==> flow/design.v <==
`timescale 1ns / 1ps
module awstm(
        pps,
        tevt,
        evt,
        rst_n,
        clk
    );
    input pps;
    input [31:0] tevt;
    output [31:0] evt;
    input rst_n;
    input clk;
    reg r_pps, r_awspps;
    reg [26:0] r_tcyc;       
    reg [26:0] r_td;         
    reg [30:0] r_awstm;      
    reg [30:0] r_tmev_next;  
    reg [31:0] r_set_tmev;  
    reg [10:0] r_tcor;       
    reg [10:0] r_tcor_max;   
    reg r_pps_lock;          
    wire evt_pps;            
    parameter [26:0] p_cyc_per_sec  = 27'd9_999;   
    parameter [26:0] p_pps_to       = 27'd14_999;  
    parameter [30:0] p_awstm_max    = 31'd99_999;   
    assign evt = r_set_tmev;
    assign evt_pps = pps & ~r_pps;
    wire [26:0] td_abs;
    wire [25:0] tmp1_td_abs;
    wire [25:0] tmp2_td_abs;
    wire [10:0] tmp_tcor_max;
    assign td_abs = (r_td[26] ? (~r_td + 17'd1): r_td);
    genvar i;
    assign tmp1_td_abs[25] = td_abs[25];  
    generate 
        for(i = 24; i >= 0; i=i-1) begin :g_tmp1_td_abs
            assign tmp1_td_abs[i] = td_abs[i+1] | td_abs[i];  
        end 
    endgenerate
    assign tmp2_td_abs[25] = tmp1_td_abs[25];
    generate
        for(i = 24; i >= 0; i=i-1) begin: g_tmp2_td_abs
            assign tmp2_td_abs[i] = tmp1_td_abs[i+1] ^ tmp1_td_abs[i];
        end
    endgenerate
    assign tmp_tcor_max[2:0] = 3'b000;
    generate 
        for(i = 0; i < 7; i=i+1) begin: g_tmp_tcor_max
            assign tmp_tcor_max[i+3] = tmp2_td_abs[25-i]; 
        end
    endgenerate
    assign tmp_tcor_max[10] = (tmp1_td_abs[20] & !tmp2_td_abs[20] ? 1'b0 : 1'b1); 
    always @(posedge clk or negedge rst_n) begin
        if(rst_n == 1'b0) begin
            r_pps <= 1'b0;
            r_awspps <= 1'b0;
            r_pps_lock <= 1'b0;
            r_tcyc <= 27'd0;
            r_td <= 27'd0;
            r_tcor <= 11'd0;
            r_tcor_max <= 11'd1024;
            r_awstm <= 31'd0;
            r_tmev_next <= 31'd0;
            r_set_tmev <= 32'd0;
        end else begin
            r_pps <= pps;
            r_tcyc <= r_tcyc + 1;
            r_tcor_max <= tmp_tcor_max;
            if(r_tcor >= r_tcor_max) begin
                r_tcor <= 10'd0;
            end else begin
                r_tcor <= r_tcor + 1;
            end
            if(r_tcyc == p_cyc_per_sec) begin
                r_awspps <= 1'b1;
            end else begin
                r_awspps <= 1'b0;
            end
            if(evt_pps) begin
                r_pps_lock <= 1'b1;
                r_tcyc <= 27'd0;
                r_td <= r_td + p_cyc_per_sec + ~r_tcyc + 27'd1;
            end else begin
                if(r_tcyc == p_pps_to) begin  
                    r_pps_lock <= 1'b0;
                    r_tcyc <= (p_pps_to - p_cyc_per_sec);     
                end                
            end
            if(r_awstm >= p_awstm_max) begin
                r_awstm <= 31'd0;
            end else begin
                if(r_tcor == r_tcor_max) begin
                    if(r_td[26]) begin  
                        r_awstm <= r_awstm;
                        r_td <= r_td + 27'd1;
                    end else begin  
                        r_awstm <= r_awstm + 31'd2;
                        r_td <= r_td - 27'd1;
                    end
                end else begin
                    r_awstm <= r_awstm + 31'd1;
                end
            end
            if(r_tmev_next == r_awstm || (r_tmev_next + 31'd1) == r_awstm) begin
                r_set_tmev <= {r_pps_lock, r_awstm};
                r_tmev_next <= r_tmev_next + tevt;
            end
            if(r_tmev_next > p_awstm_max) begin
                r_tmev_next <= r_tmev_next + ~p_awstm_max + 31'd1;
            end             
        end
    end
endmodule
# Tool chain data of awstm
# Module awstm before and after one edit of its RTL, step after step.
# Lines under "orig" count in the file above, lines under "edited" in the edited file.
# "change" is "edited" less "orig", of the values as shown; "rel_change_pct" is that difference over "orig", in percent.
# Operators: Yosys type, input widths -> output width; for muxes data width and select width s.
# Cell names lack the library's common part.
# Not given: -
[design]
top = "awstm"
clk_port = "clk"
lib = "sky130hd"
lib_corner = "tt_025C_1v80"

# Diff
# The edit as a unified diff against the file above.
# This change comes from a script, not from a designer. No optimisation was intended, and the edited design may behave differently.
# begin of diff
@@ -13,5 +13,5 @@
     input clk;
     reg r_pps, r_awspps;
-    reg [26:0] r_tcyc;       
+    reg [39:0] r_tcyc;       
     reg [26:0] r_td;         
     reg [30:0] r_awstm;      
# end of diff

# Elaborated design
# Source: Yosys, flattened and elaborated, memories not mapped. Widths are those after wreduce. Registers that Yosys merges into a memory's read port (data or address) are not register bits. Print and check cells do not count. Equal cells are merged and count once.
[word_totals]
columns = ["element", "orig", "edited", "change", "rel_change_pct"]
rows = [
  ["register_bits", 169, 182, 13, 7.69],
  ["wordCells", 68, 68, 0, 0.00],
  ["rom_bits", 0, 0, 0, "-"],
  ["n_memories", 0, 0, 0, "-"],
  ["latchBits", 0, 0, 0, "-"],
  ["clocked_rd_ports_x_width", 0, 0, 0, "-"],
  ["mem_bits_rw", 0, 0, 0, "-"],
]
[classes]
columns = ["element", "orig", "edited", "change", "rel_change_pct"]
rows = [
  ["n_shift", 0, 0, 0, "-"],
  ["n_addsub", 14, 14, 0, 0.00],
  ["mux", 16, 16, 0, 0.00],
  ["n_cmp", 3, 3, 0, 0.00],
  ["equal", 5, 5, 0, 0.00],
  ["div_mod_pow", 0, 0, 0, "-"],
  ["n_logic", 17, 17, 0, 0.00],
  ["mul", 0, 0, 0, "-"],
  ["reduce_and_logical", 4, 4, 0, 0.00],
]
[ops]
columns = ["cell", "orig", "edited", "change", "rel_change_pct"]
rows = [
  ["$mux 27", 6, 4, -2, -33.33],
  ["$mux 40", 0, 2, 2, "-"],
  ["$add 27x1->27 const B", 3, 2, -1, -33.33],
  ["$eq 27x14->1 const B", 1, 0, -1, -100.00],
  ["$add 40x1->40 const B", 0, 1, 1, "-"],
  ["$eq 40x14->1 const B", 0, 1, 1, "-"],
]
# Unchanged operator kinds not shown: 28.

# Longest topological paths
# Depth = most cells in a row (Yosys ltp): at word level without a register or memory, in the mapped netlist without a sequential cell, where the memories' decode and read muxes count.
[depth]
columns = ["element", "orig", "edited", "change", "rel_change_pct"]
rows = [
  ["ltp_word", 8, 8, 0, 0.00],
  ["ABC_AREA", "0", "0", "-", "-"],
  ["ltp_mapped", 15, 15, 0, 0.00],
]

# Netlist
# The flow's flattened synthesis, as Yosys stat reports it; memories are mapped. The netlist is that of the ABC_AREA named above (0 if unset); the other value can give another one.
[by_type]
columns = ["cell", "orig", "edited", "change", "rel_change_pct"]
rows = [
  ["mux2_2", 0, 29, 29, "-"],
  ["mux2_4", 25, 0, -25, -100.00],
  ["nor2_1", 142, 161, 19, 13.38],
  ["nand2_1", 120, 135, 15, 12.50],
  ["or3_1", 10, 24, 14, 140.00],
  ["dfrtp_1", 168, 181, 13, 7.74],
  ["a21oi_1", 117, 105, -12, -10.26],
  ["o21ai_0", 69, 81, 12, 17.39],
  ["and3_1", 20, 31, 11, 55.00],
  ["o21ai_1", 13, 2, -11, -84.62],
  ["or4_1", 3, 12, 9, 300.00],
  ["inv_1", 78, 86, 8, 10.26],
  ["clkbuf_1", 46, 54, 8, 17.39],
  ["a211oi_1", 29, 22, -7, -24.14],
  ["o31ai_1", 6, 13, 7, 116.67],
  ["a21boi_0", 1, 7, 6, 600.00],
  ["o211ai_1", 8, 13, 5, 62.50],
  ["and4_1", 6, 11, 5, 83.33],
]
# Unchanged cell types not shown: 18.
# The list need not be complete.
[mapped]
columns = ["element", "orig", "edited", "change", "rel_change_pct"]
rows = [
  ["cell_count", 1587, 1687, 100, 6.30],
  ["mapped_area_um2", 13724.4, 14391.3, 666.9, 4.86],
  ["sequential_area_um2", 4230.3, 4555.6, 325.3, 7.69],
  ["ff_cells", 169, 182, 13, 7.69],
]

# Path before layout
# OpenSTA on the mapped netlist: ideal clock, no wires. The path of least setup slack (recovery checks aside). Input and output delay are each 20% of the period. Register names are those of the netlist, which keeps one name where synthesis merged equal registers.
[synth_path]
columns = ["element", "orig", "edited", "change", "rel_change_pct"]
rows = [
  ["kind", "reg-to-reg", "input-to-reg", "-", "-"],
  ["start", "register r_td[26]", "input tevt[0]", "-", "-"],
  ["end", "register r_td[25]", "register r_tmev_next[26]", "-", "-"],
  ["launch_ns", 0.000, 1.200, 1.200, "-"],
  ["stages", 13, 12, -1, -7.69],
  ["setup_time_ns", 0.141, 0.077, -0.064, "-"],
  ["delay_ns", 3.612, 2.618, -0.994, -27.52],
  ["t_arrival_ns", 3.471, 3.741, 0.270, 7.78],
  ["input_delay_ns", "-", 1.200, "-", "-"],
  ["tclk_ns", 6.0, 6.0, 0.0, 0.00],
  ["n_path_buf", 1, 0, -1, -100.00],
  ["path_slack_ns", 2.388, 2.182, -0.206, "-"],
  ["t_required_ns", 5.859, 5.923, 0.064, 1.09],
  ["period_less_setup_slack_ns", 3.612, 3.818, 0.206, 5.70],
]
# "delay_ns" is the arrival time less input delay plus setup time.
# "stages" counts driving pins, that of a launching flip-flop among them; a cell with two outputs on the path counts twice.
# "period_less_setup_slack_ns" is the clock period less the worst setup slack; recovery checks do not enter. This is arithmetic on one report: input and output delays are still those of the set period (20% each).
# The rows between start and end are the longest chain of elaborated cells between them; the timing report does not say that the signal goes this way. Where chains are equally long, one stands for them.
# Each line given opens the expression or statement behind the cell; cells for indexed reads and writes are added by Yosys, which also makes memories of some case tables.
# A register here has more assigning lines than the two given.
[synth_via_orig]
cell_sequence = "dfrtp_1 -> clkbuf_1 -> inv_1 -> ha_1 -> a2111oi_0 -> o21a_1 -> o311ai_1 -> a211oi_1 -> o21ai_1 -> a21o_1 -> a2111oi_0 -> a41o_1 -> a221oi_1"
elab_chain_cells = 3
[synth_rtl_orig]
columns = ["element", "line_no", "rtl"]
rows = [
  ["start, declared", 16, "reg [26:0] r_td;"],
  ["start, assigned", 83, "r_td <= r_td + p_cyc_per_sec + ~r_tcyc + 27'd1;"],
  ["start, assigned", 96, "r_td <= r_td + 27'd1;"],
  ["$mux 27", 94, "if(r_td[26]) begin"],
  ["$mux 27", 93, "if(r_tcor == r_tcor_max) begin"],
  ["$mux 27", 90, "if(r_awstm >= p_awstm_max) begin"],
  ["end, assigned", 83, ""],
  ["end, assigned", 96, ""],
  ["end, declared", 16, ""],
]
[synth_via_edited]
cell_sequence = "ha_1 -> inv_1 -> fa_1 -> nand2b_1 -> a21oi_1 -> o41ai_1 -> o21ai_0 -> a41o_1 -> a211oi_1 -> xor2_1 -> or3_1 -> o21ai_1"
elab_chain_cells = 3
[synth_rtl_edited]
columns = ["element", "line_no", "rtl"]
rows = [
  ["start, declared", 10, "input [31:0] tevt;"],
  ["$add 31x31->31", 107, "r_tmev_next <= r_tmev_next + tevt;"],
  ["$mux 31", 105, "if(r_tmev_next == r_awstm || (r_tmev_next + 31'd1) == r_awstm) begin"],
  ["$mux 31", 109, "if(r_tmev_next > p_awstm_max) begin"],
  ["end, assigned", 107, ""],
  ["end, assigned", 110, "r_tmev_next <= r_tmev_next + ~p_awstm_max + 31'd1;"],
  ["end, declared", 18, "reg [30:0] r_tmev_next;"],
]

# Worst path after layout
# Path of least setup slack in the final report of the runs of pair A (OpenROAD, finished layout, wires in). Where an end is a register, its clock arrival counts in the times.
[layout_path]
columns = ["element", "orig", "edited", "change", "rel_change_pct"]
rows = [
  ["kind", "input-to-reg", "reg-to-reg", "-", "-"],
  ["start", "input tevt[0]", "register r_tmev_next[0]", "-", "-"],
  ["end", "register r_tmev_next[30]", "register r_tmev_next[26]", "-", "-"],
  ["input_delay_ns", 0.85, "-", "-", "-"],
  ["tclk_ns", 4.27, 4.27, 0.00, 0.00],
  ["t_arrival_ns", 4.15, 4.33, 0.18, 4.34],
  ["setup_time_ns", 0.11, 0.07, -0.04, "-"],
  ["stages", 13, 12, -1, -7.69],
  ["n_path_buf", 1, 1, 0, 0.00],
  ["launch_ns", 0.85, 0.44, -0.41, -48.24],
  ["path_slack_ns", 0.43, 0.31, -0.12, "-"],
  ["t_required_ns", 4.59, 4.64, 0.05, 1.09],
]
# The rows between start and end are the longest chain of elaborated cells between them; the timing report does not say that the signal goes this way. Where chains are equally long, one stands for them.
# A register here has more assigning lines than the two given.
[layout_via_orig]
cell_sequence = "clkdlybuf4s50_1 -> ha_1 -> inv_1 -> fa_1 -> nand2b_1 -> a21o_1 -> a211oi_1 -> nor3_1 -> o31a_1 -> o211ai_1 -> nor2_1 -> a311oi_1 -> o21ai_1"
elab_chain_cells = 3
[layout_rtl_orig]
columns = ["element", "line_no", "rtl"]
rows = [
  ["start, declared", 10, "input [31:0] tevt;"],
  ["$add 31x31->31", 107, "r_tmev_next <= r_tmev_next + tevt;"],
  ["$mux 31", 105, "if(r_tmev_next == r_awstm || (r_tmev_next + 31'd1) == r_awstm) begin"],
  ["$mux 31", 109, "if(r_tmev_next > p_awstm_max) begin"],
  ["end, assigned", 107, ""],
  ["end, assigned", 110, "r_tmev_next <= r_tmev_next + ~p_awstm_max + 31'd1;"],
  ["end, declared", 18, "reg [30:0] r_tmev_next;"],
]
[layout_via_edited]
cell_sequence = "dfrtp_1 -> ha_1 -> and4_1 -> nand2_4 -> or4_4 -> o211ai_2 -> o2111ai_1 -> or4_1 -> o41a_2 -> buf_4 -> or3_1 -> o21ai_1"
elab_chain_cells = 5
[layout_rtl_edited]
columns = ["element", "line_no", "rtl"]
rows = [
  ["start, declared", 18, "reg [30:0] r_tmev_next;"],
  ["start, assigned", 107, "r_tmev_next <= r_tmev_next + tevt;"],
  ["start, assigned", 110, "r_tmev_next <= r_tmev_next + ~p_awstm_max + 31'd1;"],
  ["$add 31x1->31", 105, "if(r_tmev_next == r_awstm || (r_tmev_next + 31'd1) == r_awstm) begin"],
  ["$eq 31x31->1", 105, ""],
  ["$logic_or 1x1->1", 105, ""],
  ["$mux 31", 105, ""],
  ["$mux 31", 109, "if(r_tmev_next > p_awstm_max) begin"],
  ["end, assigned", 107, ""],
  ["end, assigned", 110, ""],
  ["end, declared", 18, ""],
]

# Flow runs
# Runs of the flow (Yosys, OpenROAD) on both versions; the two runs of a pair have the same settings. The constraints put input and output delay at 20% of the set period each and load the outputs with 0.01 pF.
[settings_pair_A]
CORE_UTILIZATION = 40
PLACE_DENSITY = 0.6
period_ns = 4.27
CAP_MARGIN = 20
CORE_MARGIN = 2
SLEW_MARGIN = 20
[results_pair_A]
columns = ["element", "orig", "edited", "change", "rel_change_pct"]
rows = [
  ["final_cell_area_um2", 15511.1, 16273.1, 762.0, 4.91],
  ["final_util_pct", 46.0, 45.9, -0.1, "-"],
  ["power.total_mw", 10.651, 10.366, -0.285, -2.68],
  ["die_footprint_um2", 35808.0, 37511.9, 1703.9, 4.76],
  ["clock_period_reached_ns", 3.836, 3.956, 0.120, 3.13],
  ["tns_setup_ns", 0.000, 0.000, 0.000, "-"],
  ["synthesis_area_um2", 13724.4, 14391.3, 666.9, 4.86],
  ["final_setup_ws_ns", 0.434, 0.314, -0.120, "-"],
]
[settings_pair_B]
CELL_PAD_IN_SITES_DETAIL_PLACEMENT = 2
CORE_ASPECT_RATIO = 0.61
CORE_UTILIZATION = 24
CTS_CLUSTER_DIAMETER = 157
GPL_TIMING_DRIVEN = 1
SETUP_SLACK_MARGIN = -0.07
period_ns = 2.7
CAP_MARGIN = 20
CORE_MARGIN = 2
SLEW_MARGIN = 20
[results_pair_B]
columns = ["element", "orig", "edited", "change", "rel_change_pct"]
rows = [
  ["final_cell_area_um2", 21679.5, 22998.3, 1318.8, 6.08],
  ["final_util_pct", 38.4, 38.6, 0.2, "-"],
  ["power.total_mw", 30.212, 31.262, 1.050, 3.48],
  ["die_footprint_um2", 59173.0, 61999.3, 2826.3, 4.78],
  ["clock_period_reached_ns", 3.691, 4.035, 0.344, 9.32],
  ["tns_setup_ns", -61.714, -101.733, -40.019, "-"],
  ["synthesis_area_um2", 13724.4, 14391.3, 666.9, 4.86],
  ["final_setup_ws_ns", -0.991, -1.335, -0.344, "-"],
]
# "clock_period_reached_ns" is the run's clock period less its worst setup slack. It is reckoned from that one timing run; input and output delays stay at 20% of the period that was set.
# "power.total_mw" is the tool's figure for a default switching activity; nothing was simulated.
